==> flow/design.v <==
`timescale 10ns/1ns
module servo( input clk, input rst, output reg PWM, input [1:0]boton_cambiar_grados );
integer contador;
integer frecuencia;
integer auxContador;
reg C;
always@(posedge clk) begin
if (rst) begin
	PWM<=0;
	contador<=0;
end else begin
PWM<=~boton_cambiar_grados;
	auxContador=auxContador+1;
	if(boton_cambiar_grados==1)
		begin
				contador<= contador +1;                      
				if (contador< 75_000) 
				begin
					PWM <= 1;
				end
				else
				if (contador < 1_900_000)  
				begin
				PWM <= 0;
				end
	end			
	else if(boton_cambiar_grados==2)
		begin
				contador<= contador +1;                      
				if (contador<150_000)  
				begin
					PWM <= 1;
				end
				else
				if (contador < 1_850_000)  
				begin
				PWM <= 0;
				end
	end	
	else if(boton_cambiar_grados==3)
		begin
				contador<= contador +1;                      
				if (contador<240_000)	 
				begin
					PWM <= 1;
				end
				else
				if (contador < 1_800_000)  
				begin
				PWM <= 0;
				end
	end
	if(contador >=2_100_000)  
	begin
		contador <= 0;
	end			
end
end
 endmodule 
module ultrasonido1(input ultra, input clk, input rst, input echo, output reg done, output reg trigger, output reg [15:0] distance);
	parameter divH = 1000; 
	parameter divL = 2000;
	integer countF;
	integer countEcho;
	always @(posedge clk) begin 
		if (rst | ultra) 
		begin 
			countF <= 0;
			trigger <= 0;
		end 
		else 
		begin
			countF <= countF +1;  
			if (countF < divH+1)
				trigger <= 1;
			else
			if (countF < divL+1)
				trigger <= 0;
			else 
				countF <= 0;
		end
	end
	always @(posedge clk) begin
		if (rst) begin
			countEcho <= 0;
			done <= 0;
			distance <= 0;
		end
		else if (echo == 1) begin
			countEcho <= countEcho +1;
			done <= 0;
		end
		else
		begin
			if (echo == 0 & countEcho != 0)	
				distance <= (~countEcho*340)/2000000;
				countEcho <=0;
				done <= 1; 	
		end
	end
endmodule
`timescale 10ns/1ns
 module radar(  input clk, input rst, input echo, input [1:0] boton_cambiar_grados, output done, output trigger,
 output [15:0] distance, output PWM, input ultra);
 servo   servo( .clk (clk), .rst(rst), .PWM(PWM), .boton_cambiar_grados(boton_cambiar_grados));
 ultrasonido1 ultrasonido2( .ultra(ultra), .clk(clk), .rst(rst),  .echo(echo), .done(done), .trigger(trigger),.distance(distance));
 endmodule
# Reports on radar
# Each step is given for the RTL above and for the edited RTL.
# "before" refers to lines of the RTL above, "after" to lines of the edited file.
# "change" is "after" less "before", of the values as shown; "rel_change_pct" is that difference over "before", in percent.
# Operators carry their Yosys type and port widths (W data, S select, Z words).
# Library cell names are shortened.
# Not given: --
# inputs
top_module	radar
clk_port	clk
library	sky130hd
pvt_corner	tt_025C_1v80

# Diff
# The edit as a unified diff against the file above.
# A script made this edit. It changes what the design does and was not meant as an optimisation.
# begin of diff
@@ -58,5 +58,5 @@
 end
  endmodule 
-module ultrasonido1(input ultra, input clk, input rst, input echo, output reg done, output reg trigger, output reg [15:0] distance);
+module ultrasonido1(input ultra, input clk, input rst, input echo, output reg done, output reg trigger, output reg [14:0] distance);
 	parameter divH = 1000; 
 	parameter divL = 2000;
# end of diff

# Word level
# Source: Yosys, flattened and elaborated, memories not mapped. Widths are those after wreduce. Registers that Yosys merges into a memory's read port (data or address) are not register bits. Print and check cells do not count. Equal cells are merged and count once.
# op_classes
item	before	after	change	rel_change_pct
n_addsub	3	3	0	0.00
mul	1	1	0	0.00
n_div	1	1	0	0.00
cmp	9	9	0	0.00
n_eq	3	3	0	0.00
n_mux	17	17	0	0.00
bitwise	5	5	0	0.00
reduce_logical	6	6	0	0.00
# op_table
operator	before	after	change	rel_change_pct
$mux W1	12	12	0	0.00
$mux W32	5	5	0	0.00
$add A32 B2 Y32 const B	3	3	0	0.00
$lt A32 B22 Y1 const B	3	3	0	0.00
$eq A2 B2 Y1 const B	2	2	0	0.00
$lt A32 B19 Y1 const B	2	2	0	0.00
$not A1 Y1	2	2	0	0.00
$reduce_or A2 Y1	2	2	0	0.00
$and A1 B1 Y1	1	1	0	0.00
$div A32 B22 Y32 const B	1	1	0	0.00
$eq A2 B1 Y1 const B	1	1	0	0.00
$ge A32 B23 Y1 const B	1	1	0	0.00
$lt A32 B11 Y1 const B	1	1	0	0.00
$lt A32 B12 Y1 const B	1	1	0	0.00
$lt A32 B18 Y1 const B	1	1	0	0.00
$mul A32 B8 Y30 const B	1	1	0	0.00
$not A32 Y32	1	1	0	0.00
$or A1 B1 Y1	1	1	0	0.00
$reduce_and A2 Y1	1	1	0	0.00
$reduce_bool A2 Y1	1	1	0	0.00
$reduce_bool A3 Y1	1	1	0	0.00
$reduce_bool A32 Y1	1	1	0	0.00
# bits
item	before	after	change	rel_change_pct
regBits	115	114	-1	-0.87
inputBits	6	6	0	0.00
out_inout_bits	19	19	0	0.00
wordCells	52	52	0	0.00

# Longest topological paths
# Depth = most cells in a row (Yosys ltp): at word level without a register or memory, in the mapped netlist without a sequential cell, where the memories' decode and read muxes count.
# depth
item	before	after	change	rel_change_pct
ltp_word	6	6	0	0.00
ABC_AREA	0	0	--	--
depth_mapped	79	76	-3	-3.80
mapped_depth_nobuf	65	59	-6	-9.23

# Synthesis result
# The flow's flattened synthesis, as Yosys stat reports it; memories are mapped. The netlist is that of the ABC_AREA named above (0 if unset); the other value can give another one.
# by_type
cell_type	before	after	change	rel_change_pct
nand2_1	187	224	37	19.79
xnor2_1	185	218	33	17.84
mux2i_1	21	37	16	76.19
xor2_1	82	95	13	15.85
o21ai_1	33	20	-13	-39.39
o21a_1	31	18	-13	-41.94
a31oi_1	48	36	-12	-25.00
nand3_1	114	125	11	9.65
a21o_1	28	38	10	35.71
nand2b_1	28	18	-10	-35.71
o22ai_1	22	12	-10	-45.45
inv_1	172	164	-8	-4.65
a21oi_1	122	114	-8	-6.56
nor3_1	82	90	8	9.76
or2_2	22	14	-8	-36.36
o32ai_1	10	2	-8	-80.00
a22o_1	8	16	8	100.00
o21ai_0	93	100	7	7.53
# The list need not be complete.
# mapped
item	before	after	change	rel_change_pct
cell_count	2725	2703	-22	-0.81
synth_area_um2	20289.5	19747.7	-541.8	-2.67
seq_area_um2	2302.2	2282.2	-20.0	-0.87
flip_flops	115	114	-1	-0.87
n_buf	107	102	-5	-4.67
# By module: a second synthesis without flattening, with its own total; a netlist apart from the flattened one above.
# hier_totals
item	before	after	change	rel_change_pct
hier_cells	2639	2660	21	0.80
area_unflattened_um2	19476.2	19471.2	-5.0	-0.03
# Each row is one instance without its submodules.
# by_module_before
module	instances	n_cells	mod_area_um2	mod_seq_area_um2
ultrasonido1	1	2416	17601.9	1641.6
servo	1	223	1874.3	660.6
radar	1	0	0.0	0.0
# by_module_after
module	instances	n_cells	mod_area_um2	mod_seq_area_um2
ultrasonido1	1	2435	17585.6	1621.6
servo	1	223	1874.3	660.6
radar	1	2	11.3	0.0

# Path before layout
# OpenSTA on the mapped netlist: ideal clock, no wires. The path of least setup slack (recovery checks aside). Input and output delay are each 20% of the period. Register names are those of the netlist, which keeps one name where synthesis merged equal registers.
# synth_path
item	before	after	change	rel_change_pct
path_type	reg-to-reg	reg-to-reg	--	--
from	reg ultrasonido2.countEcho[10]	reg ultrasonido2.countEcho[4]	--	--
to	reg ultrasonido2.distance[10]	reg ultrasonido2.distance[8]	--	--
clock_period_ns	25.0	25.0	0.0	0.00
setup_ns	0.128	0.117	-0.011	--
launch_ns	0.000	0.000	0.000	--
arrival_time_ns	17.149	16.797	-0.352	-2.05
required_ns	24.872	24.883	0.011	0.04
slack_ns	7.723	8.086	0.363	--
delay_ns	17.277	16.914	-0.363	-2.10
path_stages	71	67	-4	-5.63
n_path_buf	5	7	2	40.00
synth_period_reached_ns	17.277	16.914	-0.363	-2.10
# "delay_ns" is the arrival time less input delay plus setup time.
# "path_stages" counts driving pins, that of a launching flip-flop among them; a cell with two outputs on the path counts twice.
# "synth_period_reached_ns" is the clock period less the worst setup slack; recovery checks do not enter. This is arithmetic on one report: input and output delays are still those of the set period (20% each).
# Between the ends stands the longest chain of elaborated cells between them, by number of cells; it is not shown to be the way that was timed. Of several equally long chains one is given.
# Each line given opens the expression or statement behind the cell; cells for indexed reads and writes are added by Yosys, which also makes memories of some case tables.
# A register here has more assigning lines than the two given.
# synth_via_before
cell_sequence	dfxtp_1 > inv_1 > ha_1 > ha_1 > fa_1 > inv_1 > fa_1 > inv_1 > ha_1 > buf_2 > a21o_1 > o21bai_1 > a32o_1 > o311ai_2 > nand3_1 > a311oi_1 > o32ai_1 > nor4bb_1 > (+35 left out) > o41a_1 > a211o_1 > a31o_4 > nand2_4 > mux2i_1 > o21a_1 > nor2_1 > nor3_1 > mux2_1 > nor4b_4 > and2_1 > ha_1 > and3_1 > a31oi_1 > xnor2_1 > nor2_1 > a21oi_1 > nor2_1
elab_chain_cells	3
cells_between	6
lines_between	2
classes_between	1 x mul; 1 x div; 2 x logic; 2 x reduce/logical
# synth_lines_before
item	line_no	rtl
start, declared	64	integer countEcho;
start, assigned	85	countEcho <= 0;
start, assigned	90	countEcho <= countEcho +1;
$not A32 Y32	96	distance <= (~countEcho*340)/2000000;
$mul A32 B8 Y30	96
$div A32 B22 Y32	96
end, assigned	87	distance <= 0;
end, assigned	96
end, declared	60	module ultrasonido1(input ultra, input clk, input rst, input echo, output reg done, output reg trigger, output ...
# synth_via_after
cell_sequence	dfxtp_1 > inv_1 > ha_1 > ha_1 > fa_1 > inv_1 > fa_1 > inv_1 > ha_1 > buf_2 > a21o_1 > a221oi_1 > xnor2_1 > or4_1 > or3_1 > or4_1 > a211o_1 > a211oi_1 > (+31 left out) > o31ai_2 > buf_2 > o31ai_1 > o2111ai_1 > o21ai_2 > o21ai_0 > o311ai_1 > xor2_1 > or3_4 > o31ai_4 > nand2_1 > o32a_1 > a2111o_1 > and3_1 > buf_2 > a41oi_2 > xnor2_1 > a22o_1
elab_chain_cells	3
cells_between	6
lines_between	2
classes_between	1 x mul; 1 x div; 2 x logic; 2 x reduce/logical
# synth_lines_after
item	line_no	rtl
start, declared	64	integer countEcho;
start, assigned	85	countEcho <= 0;
start, assigned	90	countEcho <= countEcho +1;
$not A32 Y32	96	distance <= (~countEcho*340)/2000000;
$mul A32 B8 Y30	96
$div A32 B22 Y32	96
end, assigned	87	distance <= 0;
end, assigned	96
end, declared	60	module ultrasonido1(input ultra, input clk, input rst, input echo, output reg done, output reg trigger, output ...

# Worst path after layout
# From the final timing report of each run of set A: the path of least setup slack in the routed layout; clock arrival at registers is part of the times.
# layout_path
item	before	after	change	rel_change_pct
path_type	reg-to-reg	reg-to-reg	--	--
from	reg ultrasonido2.countEcho[10]	reg ultrasonido2.countEcho[6]	--	--
to	reg ultrasonido2.distance[10]	reg ultrasonido2.distance[8]	--	--
clock_period_ns	23.5	23.5	0.0	0.00
setup_ns	0.14	0.10	-0.04	--
launch_ns	0.42	0.40	-0.02	-4.76
arrival_time_ns	22.36	22.34	-0.02	-0.09
required_ns	23.78	23.80	0.02	0.08
slack_ns	1.42	1.45	0.03	--
path_stages	67	64	-3	-4.48
n_path_buf	1	4	3	300.00
# Between the ends stands the longest chain of elaborated cells between them, by number of cells; it is not shown to be the way that was timed. Of several equally long chains one is given.
# A register here has more assigning lines than the two given.
# layout_via_before
cell_sequence	dfxtp_1 > inv_1 > ha_1 > ha_1 > fa_1 > inv_1 > fa_1 > inv_1 > ha_1 > a21o_1 > o21bai_1 > a32o_1 > o311a_1 > o21ai_2 > nand2_4 > o211ai_1 > nand3b_1 > nor4_4 > (+31 left out) > xnor2_1 > nand4_2 > a31o_4 > nand2_4 > mux2i_1 > o21a_1 > nor2_1 > nor3_1 > mux2_1 > nor4b_4 > and2_1 > ha_1 > and3_1 > a31oi_1 > xnor2_1 > nor2_1 > a21oi_1 > nor2_1
elab_chain_cells	3
cells_between	6
lines_between	2
classes_between	1 x mul; 1 x div; 2 x logic; 2 x reduce/logical
# layout_lines_before
item	line_no	rtl
start, declared	64	integer countEcho;
start, assigned	85	countEcho <= 0;
start, assigned	90	countEcho <= countEcho +1;
$not A32 Y32	96	distance <= (~countEcho*340)/2000000;
$mul A32 B8 Y30	96
$div A32 B22 Y32	96
end, assigned	87	distance <= 0;
end, assigned	96
end, declared	60	module ultrasonido1(input ultra, input clk, input rst, input echo, output reg done, output reg trigger, output ...
# layout_via_after
cell_sequence	dfxtp_1 > inv_1 > ha_1 > ha_1 > fa_1 > inv_1 > fa_1 > inv_1 > ha_1 > a21oi_1 > o21ai_1 > a21oi_1 > a31oi_1 > o21ai_1 > nand2_2 > buf_4 > or3_1 > a211oi_1 > (+28 left out) > nor2_1 > nor3_1 > xnor2_1 > xnor2_1 > a31oi_1 > o21ai_1 > a21oi_4 > a211oi_1 > xor2_1 > a2111oi_2 > o31a_1 > o21ai_0 > a311oi_1 > a2111o_1 > and3_1 > a41oi_2 > xnor2_1 > a22o_1
elab_chain_cells	3
cells_between	6
lines_between	2
classes_between	1 x mul; 1 x div; 2 x logic; 2 x reduce/logical
# layout_lines_after
item	line_no	rtl
start, declared	64	integer countEcho;
start, assigned	85	countEcho <= 0;
start, assigned	90	countEcho <= countEcho +1;
$not A32 Y32	96	distance <= (~countEcho*340)/2000000;
$mul A32 B8 Y30	96
$div A32 B22 Y32	96
end, assigned	87	distance <= 0;
end, assigned	96
end, declared	60	module ultrasonido1(input ultra, input clk, input rst, input echo, output reg done, output reg trigger, output ...

# Flow runs
# Runs of the flow (Yosys, OpenROAD) on both versions; the two runs of a pair have the same settings. The constraints put input and output delay at 20% of the set period each and load the outputs with 0.01 pF.
# flow_settings_set_A
period_ns	23.5
CAP_MARGIN	20
CORE_MARGIN	2
CORE_UTILIZATION	40
SLEW_MARGIN	20
# results_set_A
item	before	after	change	rel_change_pct
synth_chip_area_um2	20289.5	19747.7	-541.8	-2.67
total_die_area_um2	52541.8	51161.9	-1379.9	-2.63
layout_stdcell_area_um2	21723.3	21171.6	-551.7	-2.54
util_pct	43.4	43.3	-0.1	--
timing.setup.ws_ns	1.416	1.454	0.038	--
tns_ns	0.000	0.000	0.000	--
worst_hold_slack_ns	0.454	0.474	0.020	--
period_reached_ns	22.084	22.046	-0.038	-0.17
# flow_settings_set_B
ABC_AREA	1
CELL_PAD_IN_SITES_GLOBAL_PLACEMENT	3
CORE_MARGIN	6
CORE_UTILIZATION	21
GPL_ROUTABILITY_DRIVEN	0
MIN_ROUTING_LAYER	met2
PLACE_DENSITY	0.56
SETUP_SLACK_MARGIN	-1.84
period_ns	34.0
CAP_MARGIN	20
SLEW_MARGIN	20
# results_set_B
item	before	after	change	rel_change_pct
synth_chip_area_um2	22230.1	21593.2	-636.9	-2.87
total_die_area_um2	113808.0	110666.0	-3142.0	-2.76
layout_stdcell_area_um2	24197.0	23495.0	-702.0	-2.90
util_pct	23.2	23.1	-0.1	--
timing.setup.ws_ns	11.591	11.972	0.381	--
tns_ns	0.000	0.000	0.000	--
worst_hold_slack_ns	0.443	0.468	0.025	--
period_reached_ns	22.409	22.028	-0.381	-1.70
# "period_reached_ns" = clock period - worst setup slack. The figure is calculated, with input and output delays left at 20% of the set period.
